==> flow/design.v <==
`timescale 1ns / 1ps
module mac(
    input [15:0] in,
    input [15:0] w,
    input [15:0] b,
    output [15:0] out
    );
wire [15:0] d;
assign d = w * in;
assign out = d + b;
endmodule
`timescale 1ns / 1ps
module mux(
    input [15:0] A,
    input [15:0] B,
    input reset,
    input sel,
    output reg [15:0] out
    );
    always @(*) begin
        if(reset)
            out =0;
        else begin
            if(sel)
                out=A;
            else
                out=B;
        end
    end
endmodule
`timescale 1ns / 1ps
module register(
    input clk,
    input reset,
    input [15:0] in,
    output [15:0] out
    );
reg [15:0] data;
assign out[15:0] = data[15:0];
always @(posedge clk) begin
	if (reset) begin
		data[15:0] <= 16'b0000000000000000;
	end
	else begin
		data[15:0] <= in[15:0];
	end
end
endmodule
`timescale 1ns / 1ps
module shift_reg #(
    parameter pool=0,
    parameter M=28,
    parameter P=2,
    parameter K=3
)
(
  input clk,
  input reset,
  input [15:0] data_in,
  output [15:0] data_out
);
localparam D = (pool)?M-P+1:M-K;
reg [D-1:0] hr_0; reg [D-1:0] hr_1; reg [D-1:0] hr_2; reg [D-1:0] hr_3;
reg [D-1:0] hr_4; reg [D-1:0] hr_5; reg [D-1:0] hr_6; reg [D-1:0] hr_7;
reg [D-1:0] hr_8; reg [D-1:0] hr_9; reg [D-1:0] hr_10; reg [D-1:0] hr_11;
reg [D-1:0] hr_12; reg [D-1:0] hr_13; reg [D-1:0] hr_14; reg [D-1:0] hr_15;
always @ (posedge clk) begin
    if(reset) begin
        hr_0 [D-1:0] <= 0;
        hr_1 [D-1:0] <= 0;
        hr_2 [D-1:0] <= 0;
        hr_3 [D-1:0] <= 0;
        hr_4 [D-1:0] <= 0;
        hr_5 [D-1:0] <= 0;
        hr_6 [D-1:0] <= 0;
        hr_7 [D-1:0] <= 0;
        hr_8 [D-1:0] <= 0;
        hr_9 [D-1:0] <= 0;
        hr_10 [D-1:0] <=0;
        hr_11 [D-1:0] <= 0;
        hr_12 [D-1:0] <= 0;
        hr_13 [D-1:0] <= 0;
        hr_14 [D-1:0] <= 0;
        hr_15 [D-1:0] <= 0;
    end
    else begin
        hr_0 [D-1:0] <= {hr_0[D-2:0], data_in[0]};
        hr_1 [D-1:0] <= {hr_1[D-2:0], data_in[1]};
        hr_2 [D-1:0] <= {hr_2[D-2:0], data_in[2]};
        hr_3 [D-1:0] <= {hr_3[D-2:0], data_in[3]};
        hr_4 [D-1:0] <= {hr_4[D-2:0], data_in[4]};
        hr_5 [D-1:0] <= {hr_5[D-2:0], data_in[5]};
        hr_6 [D-1:0] <= {hr_6[D-2:0], data_in[6]};
        hr_7 [D-1:0] <= {hr_7[D-2:0], data_in[7]};
        hr_8 [D-1:0] <= {hr_8[D-2:0], data_in[8]};
        hr_9 [D-1:0] <= {hr_9[D-2:0], data_in[9]};
        hr_10 [D-1:0] <= {hr_10[D-2:0], data_in[10]};
        hr_11 [D-1:0] <= {hr_11[D-2:0], data_in[11]};
        hr_12 [D-1:0] <= {hr_12[D-2:0], data_in[12]};
        hr_13 [D-1:0] <= {hr_13[D-2:0], data_in[13]};
        hr_14 [D-1:0] <= {hr_14[D-2:0], data_in[14]};
        hr_15 [D-1:0] <= {hr_15[D-2:0], data_in[15]};
    end
end
assign data_out[0] = hr_0[D-1]; assign data_out[1] = hr_1[D-1];
assign data_out[2] = hr_2[D-1]; assign data_out[3] = hr_3[D-1];
assign data_out[4] = hr_4[D-1]; assign data_out[5] = hr_5[D-1];
assign data_out[6] = hr_6[D-1]; assign data_out[7] = hr_7[D-1];
assign data_out[8] = hr_8[D-1]; assign data_out[9] = hr_9[D-1];
assign data_out[10] = hr_10[D-1]; assign data_out[11] = hr_11[D-1];
assign data_out[12] = hr_12[D-1]; assign data_out[13] = hr_13[D-1];
assign data_out[14] = hr_14[D-1]; assign data_out[15] = hr_15[D-1];
endmodule
`timescale 1ns / 1ps
module max_data(
    input [15:0] A,
    input [15:0] B,
    output reg [15:0] Y
    );
    always @(*) begin
        if(A>B)
            Y = A;
        else
            Y = B;
    end
endmodule
`timescale 1ns / 1ps
module conv_final #(
	parameter N=28,
	parameter M=28,
	parameter K=3,
	parameter P=2,
	parameter P_stride=2,
	parameter K_stride=2,
	parameter pool=0
) (
    	input clk,
    	input reset,
    	input [15:0] pxl_in,
		input i_data_valid,
		input [(K*K*16)-1:0]i_kernel_data,
   		output [15:0] pxl_out,
		output reg o_data_valid
    );
	wire [15:0] reg_00,reg_01,reg_02,sr_0;
	wire[15:0] reg_10, reg_11,reg_12,sr_1;
	wire[15:0] reg_20, reg_21,reg_22;
	wire [15:0] wire_00; wire [15:0] wire_01; wire [15:0] wire_02;
	wire [15:0] wire_10; wire [15:0] wire_11; wire [15:0] wire_12;
	wire [15:0] wire_20; wire [15:0] wire_21; wire [15:0] wire_22;
	wire signed [15:0] kernel [(K*K)-1:0];
	genvar i;
	generate
		for(i=0;i<(K*K);i=i+1) begin
			assign kernel[i] = i_kernel_data[16*(i)+:16];
		end
	endgenerate
	wire sel_1,sel_2,sel_3;
	wire [15:0] out_1,out_2,out_3,out_4,out_5,out_6,out_7,out_8,out_9;
	mux M1 (.A(pxl_in),.B(16'd0),.reset(reset),.sel(sel_1),.out(out_1));
	mac mac_00(out_1, kernel[0], 16'd0, wire_00);
	register r_00(clk, reset, wire_00, reg_00); 
	mux M2 (.A(pxl_in),.B(16'd0),.reset(reset),.sel(sel_2),.out(out_2));
	mac mac_01(out_2, kernel[1], reg_00, wire_01); 
	register r_01(clk, reset, wire_01, reg_01); 
	mux M3 (.A(pxl_in),.B(16'd0),.reset(reset),.sel(sel_3),.out(out_3));
	mac mac_02(out_3, kernel[2], reg_01, wire_02); 
	register r_02(clk, reset, wire_02, reg_02); 
	shift_reg #(.pool(0),.M(M),.K(K),.P(P)) row_1(.clk(clk),.reset(reset), .data_in(reg_02), .data_out(sr_0));
	mux M4 (.A(pxl_in),.B(16'd0),.reset(reset),.sel(sel_1),.out(out_4));
	mac mac_10(out_4, kernel[3], sr_0, wire_10); 
	register r_10(clk, reset, wire_10, reg_10); 
	mux M5 (.A(pxl_in),.B(16'd0),.reset(reset),.sel(sel_2),.out(out_5));
	mac mac_11(out_5, kernel[4], reg_10, wire_11); 
	register r_11(clk, reset, wire_11, reg_11); 
	mux M6 (.A(pxl_in),.B(16'd0),.reset(reset),.sel(sel_3),.out(out_6));
	mac mac_12(out_6, kernel[5], reg_11, wire_12); 
	register r_12(clk, reset, wire_12, reg_12); 
	shift_reg #(.pool(0),.M(M),.K(K),.P(P)) row_2(.clk(clk),.reset(reset), .data_in(reg_12), .data_out(sr_1));
	mux M7 (.A(pxl_in),.B(16'd0),.reset(reset),.sel(sel_1),.out(out_7));
	mac mac_20(out_7, kernel[6], sr_1, wire_20); 
	register r_20(clk, reset, wire_20, reg_20); 
	mux M8 (.A(pxl_in),.B(16'd0),.reset(reset),.sel(sel_2),.out(out_8));
	mac mac_21(out_8, kernel[7], reg_20, wire_21); 
	register r_21(clk, reset, wire_21, reg_21); 
	mux M9 (.A(pxl_in),.B(16'd0),.reset(reset),.sel(sel_3),.out(out_9));
	mac mac_22(out_9, kernel[8], reg_21, wire_22); 
	register r_22(clk, reset, wire_22, reg_22); 
	assign pxl_out = reg_22;	
	reg [9:0] counter;
	reg [$clog2(M)-1:0] col;
	reg [$clog2(M*M)-1:0] count_valid;
	always @(posedge clk) begin
		if ((reset == 1) | (!i_data_valid)) begin
			counter <= 0;
			col <= 0;
		end else begin
			counter <= counter + 1;
			if (col == M-1)
				col <= 0;
			else
				col <= col + 1;
		end
	end
	always @(posedge clk) begin
		if(reset) begin
		    count_valid <= 0;
			o_data_valid <= 1'b0;
		end
		else begin
			if(o_data_valid) begin
				count_valid <= count_valid+1;
				if(count_valid == (M*M)-1) begin
				    o_data_valid <= 1'b0;
				    count_valid <= 0;
				end
			end
			else if (i_data_valid && (counter == ((M*(K-1))/2)+((K-1)/2))) begin
				o_data_valid <= 1'b1;
			end
		end
	end
	assign sel_1 = i_data_valid & (col != M-1);
	assign sel_2 = i_data_valid;
	assign sel_3 = i_data_valid & (col != 0);
endmodule
`timescale 1ns / 1ps
module max_pooling #(
    parameter N=28,
	parameter M=28,
	parameter K=3,
	parameter P=2,
	parameter P_stride=2,
	parameter K_stride=2,
	parameter pool=1
    ) (
        input clk,
        input reset,
        input [15:0] pixel_in,
        input i_data_valid,
        output [15:0] o_max_pooled_pixel,
        output o_data_valid
    );
    wire [15:0] wire_1,reg1,sr_out,wire_2,reg2;
    register R1 (.clk(clk),.reset(reset),.in(pixel_in),.out(reg1));
    max_data M1(.A(pixel_in),.B(reg1),.Y(wire_1));
    shift_reg #(.M(M),.K(K),.pool(pool),.P(P)) LD1 (.clk(clk),.reset(reset),.data_in(wire_1),.data_out(sr_out));
    max_data M2(.A(sr_out),.B(pixel_in),.Y(wire_2));
    register R2 (.clk(clk),.reset(reset),.in(wire_2),.out(reg2));
    max_data M3(.A(pixel_in),.B(reg2),.Y(o_max_pooled_pixel));
    reg [$clog2(M)-1:0] col;
    reg row_odd;
    always@(posedge clk) begin
        if(reset | !(i_data_valid)) begin
            col <= 0;
            row_odd <= 1'b0;
        end
        else begin
            if(col == M-1) begin
                col <= 0;
                row_odd <= ~row_odd;
            end
            else begin
                col <= col+1;
            end
        end
    end
    assign o_data_valid = i_data_valid & row_odd & col[0];
endmodule
`timescale 1ns / 1ps
module cnn_layer1 (
    input          clk,
    input          reset,
    input  [15:0]  pxl_in,
    input          i_data_valid,
    input  [143:0] i_kernel_data,
    output [15:0]  conv_out,
    output         conv_valid,
    output [15:0]  pool_out,
    output         pool_valid
);
    conv_final #(
        .N(28), .M(28), .K(3), .P(2), .P_stride(2), .K_stride(1), .pool(0)
    ) C1 (
        .clk(clk),
        .reset(reset),
        .pxl_in(pxl_in),
        .i_data_valid(i_data_valid),
        .i_kernel_data(i_kernel_data),
        .pxl_out(conv_out),
        .o_data_valid(conv_valid)
    );
    max_pooling #(
        .N(28), .M(28), .K(3), .P(2), .P_stride(2), .K_stride(1), .pool(1)
    ) MP1 (
        .clk(clk),
        .reset(reset),
        .pixel_in(conv_out),
        .i_data_valid(conv_valid),
        .o_max_pooled_pixel(pool_out),
        .o_data_valid(pool_valid)
    );
endmodule
# Tool chain data of cnn_layer1
# What the tools print for cnn_layer1, step after step.
# Lines are those of the file above, counted from 1.
# Library cell names are shortened.
# A cell with - has no value.
dict set report inputs {
  top_module {cnn_layer1}
  clock {clk}
  lib {sky130hd}
  pvt_corner {tt_025C_1v80}
}

# After elaboration
# Yosys after proc, flatten, opt, wreduce and memory -nomap, before mapping. Enables and synchronous resets that opt folds into registers are not counted as muxes. Memory bits, and registers merged into a memory's read port (data or address), are not among the register bits. Print and check cells are not counted. Equal cells are merged and count once.
dict set report classes {
  add_sub_neg 12
  n_mul 9
  compare 3
  eq_ne 5
  n_mux 13
  n_logic 7
  reduce_and_logical 6
}
# op n
set ops {}
lappend ops {{16-bit by 16-bit multiplier with 16-bit output} 9}
lappend ops {{16-bit 2-to-1 mux} 9}
lappend ops {{16-bit adder} 8}
lappend ops {{16-bit > comparator} 3}
lappend ops {{10-bit by 1-bit adder with 10-bit output with constant B} 2}
lappend ops {{10-bit == test with constant B} 1}
lappend ops {{10-bit by 5-bit == test with 1-bit output with constant B} 1}
lappend ops {{5-bit by 1-bit adder with 5-bit output with constant B} 2}
lappend ops {{5-bit == test with constant B} 2}
lappend ops {{10-bit 2-to-1 mux} 1}
lappend ops {{5-bit inequality test with constant B} 1}
lappend ops {{5-bit nonzero test} 1}
lappend ops {{1-bit AND} 4}
lappend ops {{2-bit OR reduction} 2}
lappend ops {{1-bit 2-to-1 mux} 3}
lappend ops {{1-bit OR} 2}
lappend ops {{1-bit logical NOT} 2}
lappend ops {{1-bit logical AND} 1}
lappend ops {{1-bit inverter} 1}
dict set report bits {
  register_bits 1440
  inputBits 163
  output_inout_bits 34
  wordCells 120
}

# Depth
# Depth = most cells in a row (Yosys ltp): at word level without a register or memory, in the mapped netlist without a sequential cell, where the memories' decode and read muxes count.
dict set report depth {
  depth_word 6
  ABC_AREA 0
  mapped_depth 28
  ltp_nobuf 25
}

# Synthesis result
# Yosys stat after the flow's synthesis: flattened, memories mapped to cells. It holds for the ABC_AREA given above (unset counts as 0); a run with the other value may have another netlist.
# Totals and module areas in this step are rounded.
dict set report mapped {
  stdcells 8143
  synth_area_um2 79880
  seq_area_um2 28830
  ff_cells 1440
  buf_cells 402
}
# cell n type_area_um2
set by_type {}
lappend by_type {dfxtp_1 1440 2.88E+04}
lappend by_type {fa_1 832 1.67E+04}
lappend by_type {nor2b_1 1306 8.17E+03}
lappend by_type {ha_1 519 6.49E+03}
lappend by_type {inv_1 1370 5.14E+03}
lappend by_type {nand2_1 817 3.07E+03}
lappend by_type {xnor2_1 266 2.33E+03}
lappend by_type {and3_1 253 1.58E+03}
lappend by_type {and2_1 213 1.33E+03}
lappend by_type {clkbuf_1 344 1.29E+03}
lappend by_type {xor2_1 83 726.947}
lappend by_type {nor2_1 193 724.445}
lappend by_type {a21oi_1 67 335.322}
lappend by_type {mux2i_1 33 330.317}
lappend by_type {a21o_1 35 262.752}
lappend by_type {o21ai_0 51 255.245}
lappend by_type {o21a_1 24 180.173}
lappend by_type {buf_2 35 175.168}
# Other cell types: 54; their cells: 262.
# The figures by module come from a second, unflattened synthesis with its own total; it is not the netlist above.
dict set report unflattened {
  hier_cells 8509
  area_unflattened_um2 83820
}
# Each row is one instance without its submodules.
# mod n_inst n_cells mod_area_um2 seq_area_um2
set by_module {}
lappend by_module {mac 9 530 4392 0.0}
lappend by_module {shift_reg 2 860 10800 8008}
lappend by_module {shift_reg 1 928 11700 8648}
lappend by_module {register 11 33 464.2 320.3}
lappend by_module {mux 9 36 260.2 0.0}
lappend by_module {max_data 3 79 685.7 0.0}
lappend by_module {conv_final 1 142 1249 520.5}
lappend by_module {max_pooling 1 25 235.2 120.1}
lappend by_module {cnn_layer1 1 0 0.0 0.0}

# Worst setup path after synthesis
# Source: OpenSTA report_checks on the synthesized netlist (no wires, ideal clock, input and output delay 20% of the period each), path of least setup slack; recovery checks are left aside. Register names are those of the netlist, which keeps one name where synthesis merged equal registers.
dict set report synth_path {
  path_type {input port to flip-flop}
  start {input port reset}
  end {register C1.r_10.data[15]}
  clock_period_ns 8.0
  input_delay_ns 1.600
  setup_ns 0.065
  t_first_pin_ns 1.600
  arrival_ns 7.390
  required_time_ns 7.935
  slack_ns 0.545
  delay_ns 5.855
  path_stages 25
  path_buffers 5
  synth_period_reached_ns 7.455
}
# "delay_ns" = arrival - input delay + setup time.
# "path_stages" counts driving pins, that of a launching flip-flop among them; a cell with two outputs on the path counts twice.
# "synth_period_reached_ns" = period - worst setup slack (recovery checks aside). The figure is calculated, with input and output delays left at 20% of the set period.
# Between the ends stands the longest chain of elaborated cells between them, by number of cells; it is not shown to be the way that was timed. Of several equally long chains one is given.
# A line is the first line of the expression or statement that the cell stems from. Yosys adds cells for indexed reads and writes and turns some case tables into memories.
dict set report synth_between {
  path_cell_list {buf_2 nand2b_1 clkbuf_1 nor2_1 clkbuf_1 and2_1 clkbuf_1 buf_2 nand2_1 fa_1 fa_1 inv_1 fa_1 fa_1 fa_1 inv_1 fa_1 inv_1 ha_1 a21o_1 nand3_1 nand2_1 a211oi_1 xnor3_1 nor2_1}
  elab_chain_len 3
  cells_between 3
  cone_lines 3
  cone_classes {add/sub: 1; mul: 1; mux: 1}
}
# item line_no
set synth_rtl {}
lappend synth_rtl {{start, declared} 273} ;# input          reset,
lappend synth_rtl {{16-bit 2-to-1 mux} 21} ;# if(reset)
lappend synth_rtl {{16-bit by 16-bit multiplier with 16-bit output} 9} ;# assign d = w * in;
lappend synth_rtl {{16-bit adder} 10} ;# assign out = d + b;
lappend synth_rtl {{end, assigned} 42} ;# data[15:0] <= 16'b0000000000000000;
lappend synth_rtl {{end, assigned} 45} ;# data[15:0] <= in[15:0];
lappend synth_rtl {{end, declared} 38} ;# reg [15:0] data;

# Path in the finished layout
# From the final timing report of job 1: the path of least setup slack in the routed layout; clock arrival at registers is part of the times.
dict set report layout_path {
  path_type {input port to flip-flop}
  start {input port pxl_in[5]}
  end {register C1.r_22.data[14]}
  clock_period_ns 8.0
  input_delay_ns 1.60
  setup_ns 0.13
  t_first_pin_ns 1.60
  arrival_ns 7.08
  required_time_ns 8.64
  slack_ns 1.56
  path_stages 21
  path_buffers 2
}
# Between the ends stands the longest chain of elaborated cells between them, by number of cells; it is not shown to be the way that was timed. Of several equally long chains one is given.
dict set report layout_between {
  path_cell_list {clkdlybuf4s15_2 and3b_2 nor2b_2 buf_12 and2_1 fa_1 inv_1 fa_1 fa_1 fa_1 inv_1 fa_1 inv_1 fa_1 inv_1 ha_4 and3_1 a221oi_2 a21oi_1 xnor2_1 nor2_1}
  elab_chain_len 4
  cells_between 4
  cone_lines 4
  cone_classes {add/sub: 1; mul: 1; mux: 2}
}
# item line_no
set layout_rtl {}
lappend layout_rtl {{start, declared} 274} ;# input  [15:0]  pxl_in,
lappend layout_rtl {{16-bit 2-to-1 mux} 24} ;# if(sel)
lappend layout_rtl {{16-bit 2-to-1 mux} 21} ;# if(reset)
lappend layout_rtl {{16-bit by 16-bit multiplier with 16-bit output} 9} ;# assign d = w * in;
lappend layout_rtl {{16-bit adder} 10} ;# assign out = d + b;
lappend layout_rtl {{end, assigned} 42} ;# data[15:0] <= 16'b0000000000000000;
lappend layout_rtl {{end, assigned} 45} ;# data[15:0] <= in[15:0];
lappend layout_rtl {{end, declared} 38} ;# reg [15:0] data;

# Module cnn_layer1, platform sky130hd: 6 stored runs of the flow (Yosys, OpenROAD) with differing settings, in no particular order. Input and output delays are each 20% of the period that was set; the output load is 0.01 pF.
# "worstPathTime_ns": the worst setup path's part of the clock period (all of it between registers, 20% less for each end at a port) less its slack. A launch clock that arrives late makes it longer, a capture clock that arrives late makes it shorter.
# Results are given in rounded form.
run="job 1" settings CAP_MARGIN=25 CORE_MARGIN=4 CORE_UTILIZATION=40 HOLD_SLACK_MARGIN=0.09 SETUP_SLACK_MARGIN=2.35 SLEW_MARGIN=35 TNS_END_PERCENT=5 period_ns=8.0
run="job 1" results worstPathTime_ns=4.84 path_kind="input port to flip-flop" utilization_frac=0.466 design_die_area_um2=206900 post_synth_area_um2=79880 setup_ws_ns=1.560
run="job 2" settings CELL_PAD_IN_SITES_DETAIL_PLACEMENT=1 CORE_UTILIZATION=33 MIN_ROUTING_LAYER="met2" PLACE_DENSITY_LB_ADDON=0.21 SETUP_SLACK_MARGIN=-0.2 TNS_END_PERCENT=15 period_ns=12.2 CAP_MARGIN=20 CORE_MARGIN=2 SLEW_MARGIN=20
run="job 2" results worstPathTime_ns=7.14 path_kind="input port to flip-flop" utilization_frac=0.377 design_die_area_um2=246000 post_synth_area_um2=79880 setup_ws_ns=2.622
run="job 3" settings CORE_MARGIN=9 CORE_UTILIZATION=46 CTS_CLUSTER_SIZE=23 GPL_ROUTABILITY_DRIVEN=0 GPL_TIMING_DRIVEN=0 period_ns=8.0 CAP_MARGIN=20 SLEW_MARGIN=20
run="job 3" results worstPathTime_ns=6.32 path_kind="input port to flip-flop" utilization_frac=0.522 design_die_area_um2=189000 post_synth_area_um2=79880 setup_ws_ns=0.077
run="job 4" settings CORE_MARGIN=9 CORE_UTILIZATION=46 CTS_CLUSTER_SIZE=23 GPL_ROUTABILITY_DRIVEN=0 GPL_TIMING_DRIVEN=1 HOLD_SLACK_MARGIN=0.26 SETUP_SLACK_MARGIN=1.19 period_ns=8.0 CAP_MARGIN=20 SLEW_MARGIN=20
run="job 4" results worstPathTime_ns=5.08 path_kind="input port to flip-flop" utilization_frac=0.523 design_die_area_um2=189000 post_synth_area_um2=79880 setup_ws_ns=1.316
run="job 5" settings ABC_AREA=1 CAP_MARGIN=25 CELL_PAD_IN_SITES_DETAIL_PLACEMENT=1 CELL_PAD_IN_SITES_GLOBAL_PLACEMENT=3 CORE_MARGIN=9 CORE_UTILIZATION=46 CTS_CLUSTER_SIZE=23 GPL_ROUTABILITY_DRIVEN=0 GPL_TIMING_DRIVEN=1 MIN_ROUTING_LAYER="met2" PLACE_DENSITY=0.92 SETUP_SLACK_MARGIN=1.19 period_ns=8.0 SLEW_MARGIN=20
run="job 5" results worstPathTime_ns=5.15 path_kind="input port to flip-flop" utilization_frac=0.54 design_die_area_um2=193400 post_synth_area_um2=81830 setup_ws_ns=1.253
run="job 6" settings CAP_MARGIN=25 CELL_PAD_IN_SITES_GLOBAL_PLACEMENT=1 CORE_MARGIN=5 CORE_UTILIZATION=40 GPL_ROUTABILITY_DRIVEN=1 HOLD_SLACK_MARGIN=0.09 MIN_ROUTING_LAYER="met1" SETUP_SLACK_MARGIN=2.35 SLEW_MARGIN=35 TNS_END_PERCENT=5 period_ns=11.7
run="job 6" results worstPathTime_ns=6.82 path_kind="input port to flip-flop" utilization_frac=0.449 design_die_area_um2=208700 post_synth_area_um2=79880 setup_ws_ns=2.541
